==> flow/design.v <==
 `timescale 1ns / 1ps
module calc_logic(
   input clk,
   input rst,
   input [4:0] keycode,
   input newkey,
   output [15:0] Xdisplay,
   output LED_NEG_digit,
   output LED_OVW
   );
   localparam[4:0] KEY_CE = 5'b01100,
                   KEY_CA = 5'b00100,
                   KEY_MULTI = 5'b01001,
                   KEY_SUB = 5'b01010,
                   KEY_ADD = 5'b01011,
                   KEY_SQR = 5'b00001,
                   KEY_CH_SIGN = 5'b00010,
                   KEY_EQUALS = 5'b00011;
   reg signed [17:0] X, nextX, Y, nextY, ANS;
   reg [1:0] OP, nextOP;
   wire ADD = (OP == KEY_ADD [1:0]);
   wire SUB = (OP == KEY_SUB [1:0]);
   wire MULTI = (OP == KEY_MULTI [1:0]);        
   wire OP_T2 = (newkey && (keycode[4:2] == 3'b010) );
   wire CA = (newkey && (keycode == KEY_CA) );             
   wire CE = (newkey && (keycode == KEY_CE) );
   wire digit = (newkey && (keycode[4] == 1'b1) );
   wire EQUALS = (newkey && (keycode == KEY_EQUALS) );
   wire SQR = (newkey && (keycode == KEY_SQR) );
   wire CH_SIGN = (newkey && (keycode == KEY_CH_SIGN) );
   wire [6:0] CONTROL = {CE, CA, OP_T2, digit, EQUALS, SQR, CH_SIGN};  
   wire signed [17:0] ANS_ADD, ANS_MULTI, ANS_SUB, ANS_SQR, ANS_CH_SIGN;
   assign ANS_ADD = X+Y;
   assign ANS_SUB = Y-X;
   assign ANS_MULTI = X*Y;
   assign ANS_SQR = X*X;
   assign ANS_CH_SIGN = X*-1;  
   assign LED_OVW = X[16]; 
   assign Xdisplay = X[15:0];
   assign LED_NEG_digit = X[17];  
   always @ (ADD, MULTI, SUB, ANS_ADD, ANS_MULTI, ANS_SUB, X)
       case({ADD, SUB, MULTI})
           3'b100: ANS = ANS_ADD;
           3'b010: ANS = ANS_SUB;
           3'b001: ANS = ANS_MULTI;
           default: ANS = X;
       endcase   
   always @ (CONTROL, X, keycode, ANS, ANS_SQR, ANS_CH_SIGN)
       casez(CONTROL)
           7'b1000000: nextX = 18'b0;
           7'b?1?????: nextX = 18'b0;
           7'b0010000: nextX = 18'b0;
           7'b0001000: nextX = {X[12:0], keycode[3:0]};  
           7'b0000100: nextX = ANS;
           7'b0000010: nextX = ANS_SQR;
           7'b0000001: nextX = ANS_CH_SIGN;
           default: nextX = X;
       endcase
   always @ (posedge clk or posedge rst)
   begin
       if(rst) X <= 18'b0;
       else X <= nextX;
   end
   always @ (OP_T2, CA, Y, X)
       case({OP_T2, CA})
           2'b00: nextY = Y;
           2'b10: nextY = X;
           default: nextY = 18'b0;
       endcase
   always @ (posedge clk or posedge rst)
     begin
         if(rst) Y <= 18'b0;
         else Y <= nextY;
     end
   always @ (OP_T2, CA, keycode, OP)
       case({OP_T2, CA})
           2'b00: nextOP = OP;
           2'b10: nextOP = keycode[1:0];
           default: nextOP = 2'b0;
       endcase
   always @ (posedge clk or posedge rst)
     begin
         if(rst) OP <= 2'b0;
         else OP <= nextOP;
     end
   endmodule
== From RTL to reports: calc_logic ==
Tool output for the design above, in the order of the flow.
Lines are those of the file above, counted from 1.
Operators carry their Yosys type and port widths (W data, S select, Z words).
Cell names lack the library's common part.
A cell with n/a has no value.
Inputs
  top module: calc_logic
  clock input: clk
  cell library: sky130hd
  timing corner: tt_025C_1v80

== Word level ==
Counts by Yosys on the flattened word-level netlist (proc, flatten, opt, wreduce; memories kept). Register bits leave out memories and registers merged into their read ports (data or address). Print and check cells are left out. Cells with the same type and inputs are merged into one.
Operators by class
  bitwise logic cells: 0
  shift operators: 0
  $lt $le $gt $ge: 0
  reduce/logical cells: 11
  equality and inequality tests: 20
  multipliers: 2
  divide/modulo/power cells: 0
  $add $sub $neg: 3
  muxes and demuxes: 4
Operators with widths (count)
  $mul A18 B18 Y18: 2
  $pmux W18 S5: 1
  $pmux W18 S3: 1
  $pmux W18 S2: 1
  $add A18 B18 Y18: 1
  $sub A18 B18 Y18: 1
  $neg A18 Y18: 1
  $eq A5 B2 Y1 const B: 2
  $logic_and A1 B1 Y1: 7
  $eq A7 B1 Y1 const B: 1
  $eq A7 B2 Y1 const B: 1
  $eq A7 B3 Y1 const B: 1
  $eq A7 B4 Y1 const B: 1
  $eq A7 B5 Y1 const B: 1
  $eq A7 B7 Y1 const B: 1
  $eq A2 B2 Y1 const B: 3
  $eq A3 B2 Y1 const B: 2
  $eq A5 B1 Y1 const B: 1
  $eq A5 B3 Y1 const B: 1
  $eq A5 B4 Y1 const B: 1
  $reduce_bool A5 Y1: 1
  $ne A4 B1 Y1 const B: 1
  $pmux W2 S2: 1
  $eq A3 B1 Y1 const B: 1
  $eq A3 B3 Y1 const B: 1
  $reduce_or A3 Y1: 1
  $eq A2 B1 Y1 const B: 1
  $logic_not A2 Y1: 1
  $reduce_and A2 Y1: 1
Storage and ports
  bits in read-only memories: 0
  bits of input ports: 8
  word width x clocked read ports: 0
  bits in latches: 0
  elaborated cells: 43
  memory cells: 0
  output and inout port bits: 18
  RAM bits: 0
  register bits: 38

== Longest topological paths ==
Yosys ltp: most cells in a row. Word level: on the elaborated netlist, between registers, memories and ports. Mapped: between sequential cells and ports; inverters and the memories' decode and read muxes count.
Depth
  depth after elaboration: 6
  ABC_AREA: 0
  mapped depth: 24
  mapped depth without buffers: 22

== Mapped cells and area ==
Yosys stat after the flow's synthesis: flattened, memories mapped to cells. It holds for the ABC_AREA given above (unset counts as 0); a run with the other value may have another netlist.
Mapped netlist
  mapped flip-flops: 38
  buffers: 72
  cell count: 1466
  area of sequential cells: 950.9 µm²
  mapped area: 12731.0 µm²
Cell types
  fa_1: count 200, area in all 4003.84 µm²
  ha_1: count 158, area in all 1.98E+03 µm²
  inv_1: count 294, area in all 1.1E+03 µm²
  dfrtp_1: count 38, area in all 950.912 µm²
  and2_1: count 142, area in all 888.352 µm²
  xnor2_1: count 79, area in all 691.914 µm²
  nand2_1: count 130, area in all 487.968 µm²
  clkbuf_1: count 64, area in all 240.23 µm²
  nor2_1: count 62, area in all 232.723 µm²
  xor2_1: count 26, area in all 227.718 µm²
  a22o_1: count 25, area in all 218.96 µm²
  a21oi_1: count 31, area in all 155.149 µm²
  o21ai_0: count 31, area in all 155.149 µm²
  o21a_1: count 15, area in all 112.608 µm²
  nor3_1: count 20, area in all 100.096 µm²
  a211oi_1: count 13, area in all 97.594 µm²
  a21o_1: count 11, area in all 82.579 µm²
  a222oi_1: count 8, area in all 80.077 µm²
Other cell types: 45; their cells: 119.

== Path before layout ==
Path of least setup slack by OpenSTA after synthesis, without wires, with an ideal clock, recovery checks aside; 20% of the period is set as input and as output delay. Where synthesis merged equal registers, the netlist keeps one of their names.
Path post-synthesis
  path type: reg-to-reg
  from: register X[9]
  to: register X[17]
  time at the first pin: 0.000 ns
  slack: 1.931 ns
  driving pins on the path: 22
  library setup time: 0.126 ns
  clock period: 8.0 ns
  required time: 7.874 ns
  delay of the path: 6.069 ns
  path buffers: 3
  arrival: 5.943 ns
  synthesis period reached: 6.069 ns
"delay of the path" = arrival - input delay + setup time.
"driving pins on the path" counts driving pins, that of a launching flip-flop among them; a cell with two outputs on the path counts twice.
"synthesis period reached" is the clock period less the worst setup slack; recovery checks do not enter. This is arithmetic on one report: input and output delays are still those of the set period (20% each).
Between the ends stands the longest chain of elaborated cells between them, by number of cells; it is not shown to be the way that was timed. Of several equally long chains one is given.
A line is the first line of the expression or statement that the cell stems from. Yosys adds cells for indexed reads and writes and turns some case tables into memories.
Between the ends, post-synthesis
  path through: dfrtp_1 > clkbuf_1 > clkbuf_1 > clkbuf_1 > and2_1 > fa_1 > fa_1 > ha_1 > fa_1 > inv_1 > fa_1 > fa_1 > inv_1 > ha_1 > or3_1 > o21bai_1 > a311o_1 > a21o_1 > a21oi_1 > xnor2_1 > o22ai_1 > a221o_1
  length of the longest elaborated chain: 3
  elaborated cells between the ends (all ways): 7
  source lines of those cells: 7
  those cells by class: 3 x add/sub; 2 x mul; 2 x mux
Ends and longest elaborated chain, post-synthesis
  start: declaration: RTL line 19  | reg signed [17:0] X, nextX, Y, nextY, ANS;
  start: assignment: RTL line 61  | if(rst) X <= 18'b0;
  start: assignment: RTL line 62  | else X <= nextX;
  $mul A18 B18 Y18: RTL line 35  | assign ANS_MULTI = X*Y;
  $pmux W18 S3: RTL line 42  | case({ADD, SUB, MULTI})
  $pmux W18 S5: RTL line 49  | casez(CONTROL)
  end: assignment: RTL line 61
  end: assignment: RTL line 62
  end: declaration: RTL line 19

== Path in the finished layout ==
From the final timing report of flow run A: the path of least setup slack in the routed layout; clock arrival at registers is part of the times.
Path after layout
  path type: reg-to-reg
  from: register Y[2]
  to: register X[17]
  library setup time: 0.11 ns
  time at the first pin: 0.28 ns
  clock period: 6.6 ns
  arrival: 6.31 ns
  slack: 0.47 ns
  driving pins on the path: 21
  path buffers: 0
  required time: 6.78 ns
Between the ends stands the longest chain of elaborated cells between them, by number of cells; it is not shown to be the way that was timed. Of several equally long chains one is given.
Between the ends, after layout
  path through: dfrtp_1 > and2_1 > fa_1 > fa_1 > ha_1 > inv_1 > fa_1 > inv_1 > fa_1 > inv_1 > fa_1 > inv_1 > ha_1 > or3_1 > o21bai_1 > a311o_1 > a21o_1 > a21oi_1 > xnor2_1 > o22ai_1 > a221o_1
  length of the longest elaborated chain: 3
  elaborated cells between the ends (all ways): 5
  source lines of those cells: 5
  those cells by class: 2 x add/sub; 1 x mul; 2 x mux
Ends and longest elaborated chain, after layout
  start: declaration: RTL line 19  | reg signed [17:0] X, nextX, Y, nextY, ANS;
  start: assignment: RTL line 72  | if(rst) Y <= 18'b0;
  start: assignment: RTL line 73  | else Y <= nextY;
  $mul A18 B18 Y18: RTL line 35  | assign ANS_MULTI = X*Y;
  $pmux W18 S3: RTL line 42  | case({ADD, SUB, MULTI})
  $pmux W18 S5: RTL line 49  | casez(CONTROL)
  end: assignment: RTL line 61  | if(rst) X <= 18'b0;
  end: assignment: RTL line 62  | else X <= nextX;
  end: declaration: RTL line 19

Add stored flow runs of calc_logic

Measured results for calc_logic: 4 stored runs of the Yosys and OpenROAD flow on sky130hd. The settings differ; the order carries no meaning. The constraints put input and output delay at 20% of the set period each and load the outputs with 0.01 pF.
"achieved clock period (ns)": clock period set for the run, less the worst setup slack. It is reckoned from that one timing run; input and output delays stay at 20% of the period that was set.
By "worst setup path time (ns)" is meant the share of the clock period that the worst setup path is allowed (20% is reserved at inputs, 20% at outputs), minus its slack. Clock arrival times at its registers enter into it.
"finish__power__total" is the tool's figure for a default switching activity; nothing was simulated.

Flow files of flow run A
==> flow/run.sh <==
#!/bin/bash
# the make line also repeats the synthesis and layout settings of config.mk as NAME=value (left out here)
make -C /OpenROAD-flow-scripts/flow DESIGN_CONFIG=/design/flow/config.mk WORK_HOME=/design/flow/orfs CLKGATE_MAP_FILE= finish
==> flow/config.mk <==
export PLATFORM = sky130hd
export DESIGN_NAME = calc_logic
export DESIGN_NICKNAME = calc_logic
export VERILOG_FILES = /design/flow/design.v
export SDC_FILE = /design/flow/constraint.sdc
export NUM_CORES = 4
export LEC_CHECK = 0
export CAP_MARGIN = 20
export CORE_MARGIN = 2
export CORE_UTILIZATION = 58
export SLEW_MARGIN = 20
==> flow/constraint.sdc <==
create_clock -name core_clock -period 6.6 [get_ports {clk}]
set_input_delay 1.3200 -clock core_clock [delete_from_list [all_inputs] [get_ports {clk}]]
set_output_delay 1.3200 -clock core_clock [all_outputs]
set_load 0.01 [all_outputs]

report of flow run A
yosys chip area after synthesis (um^2): 12731.0
finish__design__die__area: 23151.1
finish__design__instance__area__stdcell: 13553.0
finish__design__instance__utilization: 0.6249
finish__timing__setup__ws: 0.468
finish__timing__setup__tns: 0.000
finish__timing__hold__ws: 0.593
finish__power__total: 1.491e-03
achieved clock period (ns): 6.132
worst setup path time (ns): 6.13
worst setup path kind: reg-to-reg

Flow files of flow run B
==> flow/run.sh <==
#!/bin/bash
# the make line also repeats the synthesis and layout settings of config.mk as NAME=value (left out here)
make -C /OpenROAD-flow-scripts/flow DESIGN_CONFIG=/design/flow/config.mk WORK_HOME=/design/flow/orfs CLKGATE_MAP_FILE= finish
==> flow/config.mk <==
export PLATFORM = sky130hd
export DESIGN_NAME = calc_logic
export DESIGN_NICKNAME = calc_logic
export VERILOG_FILES = /design/flow/design.v
export SDC_FILE = /design/flow/constraint.sdc
export NUM_CORES = 4
export LEC_CHECK = 0
export ABC_AREA = 1
export CAP_MARGIN = 5
export CELL_PAD_IN_SITES_GLOBAL_PLACEMENT = 1
export CORE_ASPECT_RATIO = 0.55
export CORE_MARGIN = 4
export CORE_UTILIZATION = 28
export CTS_CLUSTER_DIAMETER = 264
export GPL_ROUTABILITY_DRIVEN = 0
export HOLD_SLACK_MARGIN = -0.04
export MIN_ROUTING_LAYER = met2
export SETUP_SLACK_MARGIN = 1.09
export SLEW_MARGIN = 20
export TNS_END_PERCENT = 55
==> flow/constraint.sdc <==
create_clock -name core_clock -period 8.0 [get_ports {clk}]
set_input_delay 1.6000 -clock core_clock [delete_from_list [all_inputs] [get_ports {clk}]]
set_output_delay 1.6000 -clock core_clock [all_outputs]
set_load 0.01 [all_outputs]

report of flow run B
yosys chip area after synthesis (um^2): 13890.8
finish__design__die__area: 53399.0
finish__design__instance__area__stdcell: 15021.9
finish__design__instance__utilization: 0.3069
finish__timing__setup__ws: 1.328
finish__timing__setup__tns: 0.000
finish__timing__hold__ws: 0.637
finish__power__total: 1.708e-03
achieved clock period (ns): 6.672
worst setup path time (ns): 6.67
worst setup path kind: reg-to-reg

Flow files of flow run C
==> flow/run.sh <==
#!/bin/bash
# the make line also repeats the synthesis and layout settings of config.mk as NAME=value (left out here)
make -C /OpenROAD-flow-scripts/flow DESIGN_CONFIG=/design/flow/config.mk WORK_HOME=/design/flow/orfs CLKGATE_MAP_FILE= finish
==> flow/config.mk <==
export PLATFORM = sky130hd
export DESIGN_NAME = calc_logic
export DESIGN_NICKNAME = calc_logic
export VERILOG_FILES = /design/flow/design.v
export SDC_FILE = /design/flow/constraint.sdc
export NUM_CORES = 4
export LEC_CHECK = 0
export ABC_AREA = 1
export CAP_MARGIN = 20
export CELL_PAD_IN_SITES_GLOBAL_PLACEMENT = 1
export CORE_ASPECT_RATIO = 0.55
export CORE_MARGIN = 4
export CORE_UTILIZATION = 28
export CTS_CLUSTER_DIAMETER = 264
export SETUP_SLACK_MARGIN = 2.19
export SLEW_MARGIN = 20
==> flow/constraint.sdc <==
create_clock -name core_clock -period 8.0 [get_ports {clk}]
set_input_delay 1.6000 -clock core_clock [delete_from_list [all_inputs] [get_ports {clk}]]
set_output_delay 1.6000 -clock core_clock [all_outputs]
set_load 0.01 [all_outputs]

report of flow run C
yosys chip area after synthesis (um^2): 13890.8
finish__design__die__area: 53399.0
finish__design__instance__area__stdcell: 15970.3
finish__design__instance__utilization: 0.3263
finish__timing__setup__ws: 2.329
finish__timing__setup__tns: 0.000
finish__timing__hold__ws: 0.643
finish__power__total: 1.692e-03
achieved clock period (ns): 5.671
worst setup path time (ns): 5.67
worst setup path kind: reg-to-reg

Flow files of flow run D
==> flow/run.sh <==
#!/bin/bash
# the make line also repeats the synthesis and layout settings of config.mk as NAME=value (left out here)
make -C /OpenROAD-flow-scripts/flow DESIGN_CONFIG=/design/flow/config.mk WORK_HOME=/design/flow/orfs CLKGATE_MAP_FILE= finish
==> flow/config.mk <==
export PLATFORM = sky130hd
export DESIGN_NAME = calc_logic
export DESIGN_NICKNAME = calc_logic
export VERILOG_FILES = /design/flow/design.v
export SDC_FILE = /design/flow/constraint.sdc
export NUM_CORES = 4
export LEC_CHECK = 0
export ABC_AREA = 0
export CAP_MARGIN = 0
export CELL_PAD_IN_SITES_DETAIL_PLACEMENT = 0
export CELL_PAD_IN_SITES_GLOBAL_PLACEMENT = 0
export CORE_ASPECT_RATIO = 1.61
export CORE_MARGIN = 2
export CORE_UTILIZATION = 58
export CTS_CLUSTER_SIZE = 24
export GPL_ROUTABILITY_DRIVEN = 0
export MIN_ROUTING_LAYER = met1
export PLACE_DENSITY = 0.66
export SLEW_MARGIN = 30
export TNS_END_PERCENT = 70
==> flow/constraint.sdc <==
create_clock -name core_clock -period 5.98 [get_ports {clk}]
set_input_delay 1.1960 -clock core_clock [delete_from_list [all_inputs] [get_ports {clk}]]
set_output_delay 1.1960 -clock core_clock [all_outputs]
set_load 0.01 [all_outputs]

report of flow run D
yosys chip area after synthesis (um^2): 12731.0
finish__design__die__area: 23184.1
finish__design__instance__area__stdcell: 13953.4
finish__design__instance__utilization: 0.6482
finish__timing__setup__ws: 0.176
finish__timing__setup__tns: 0.000
finish__timing__hold__ws: 0.605
finish__power__total: 1.676e-03
achieved clock period (ns): 5.804
worst setup path time (ns): 5.80
worst setup path kind: reg-to-reg
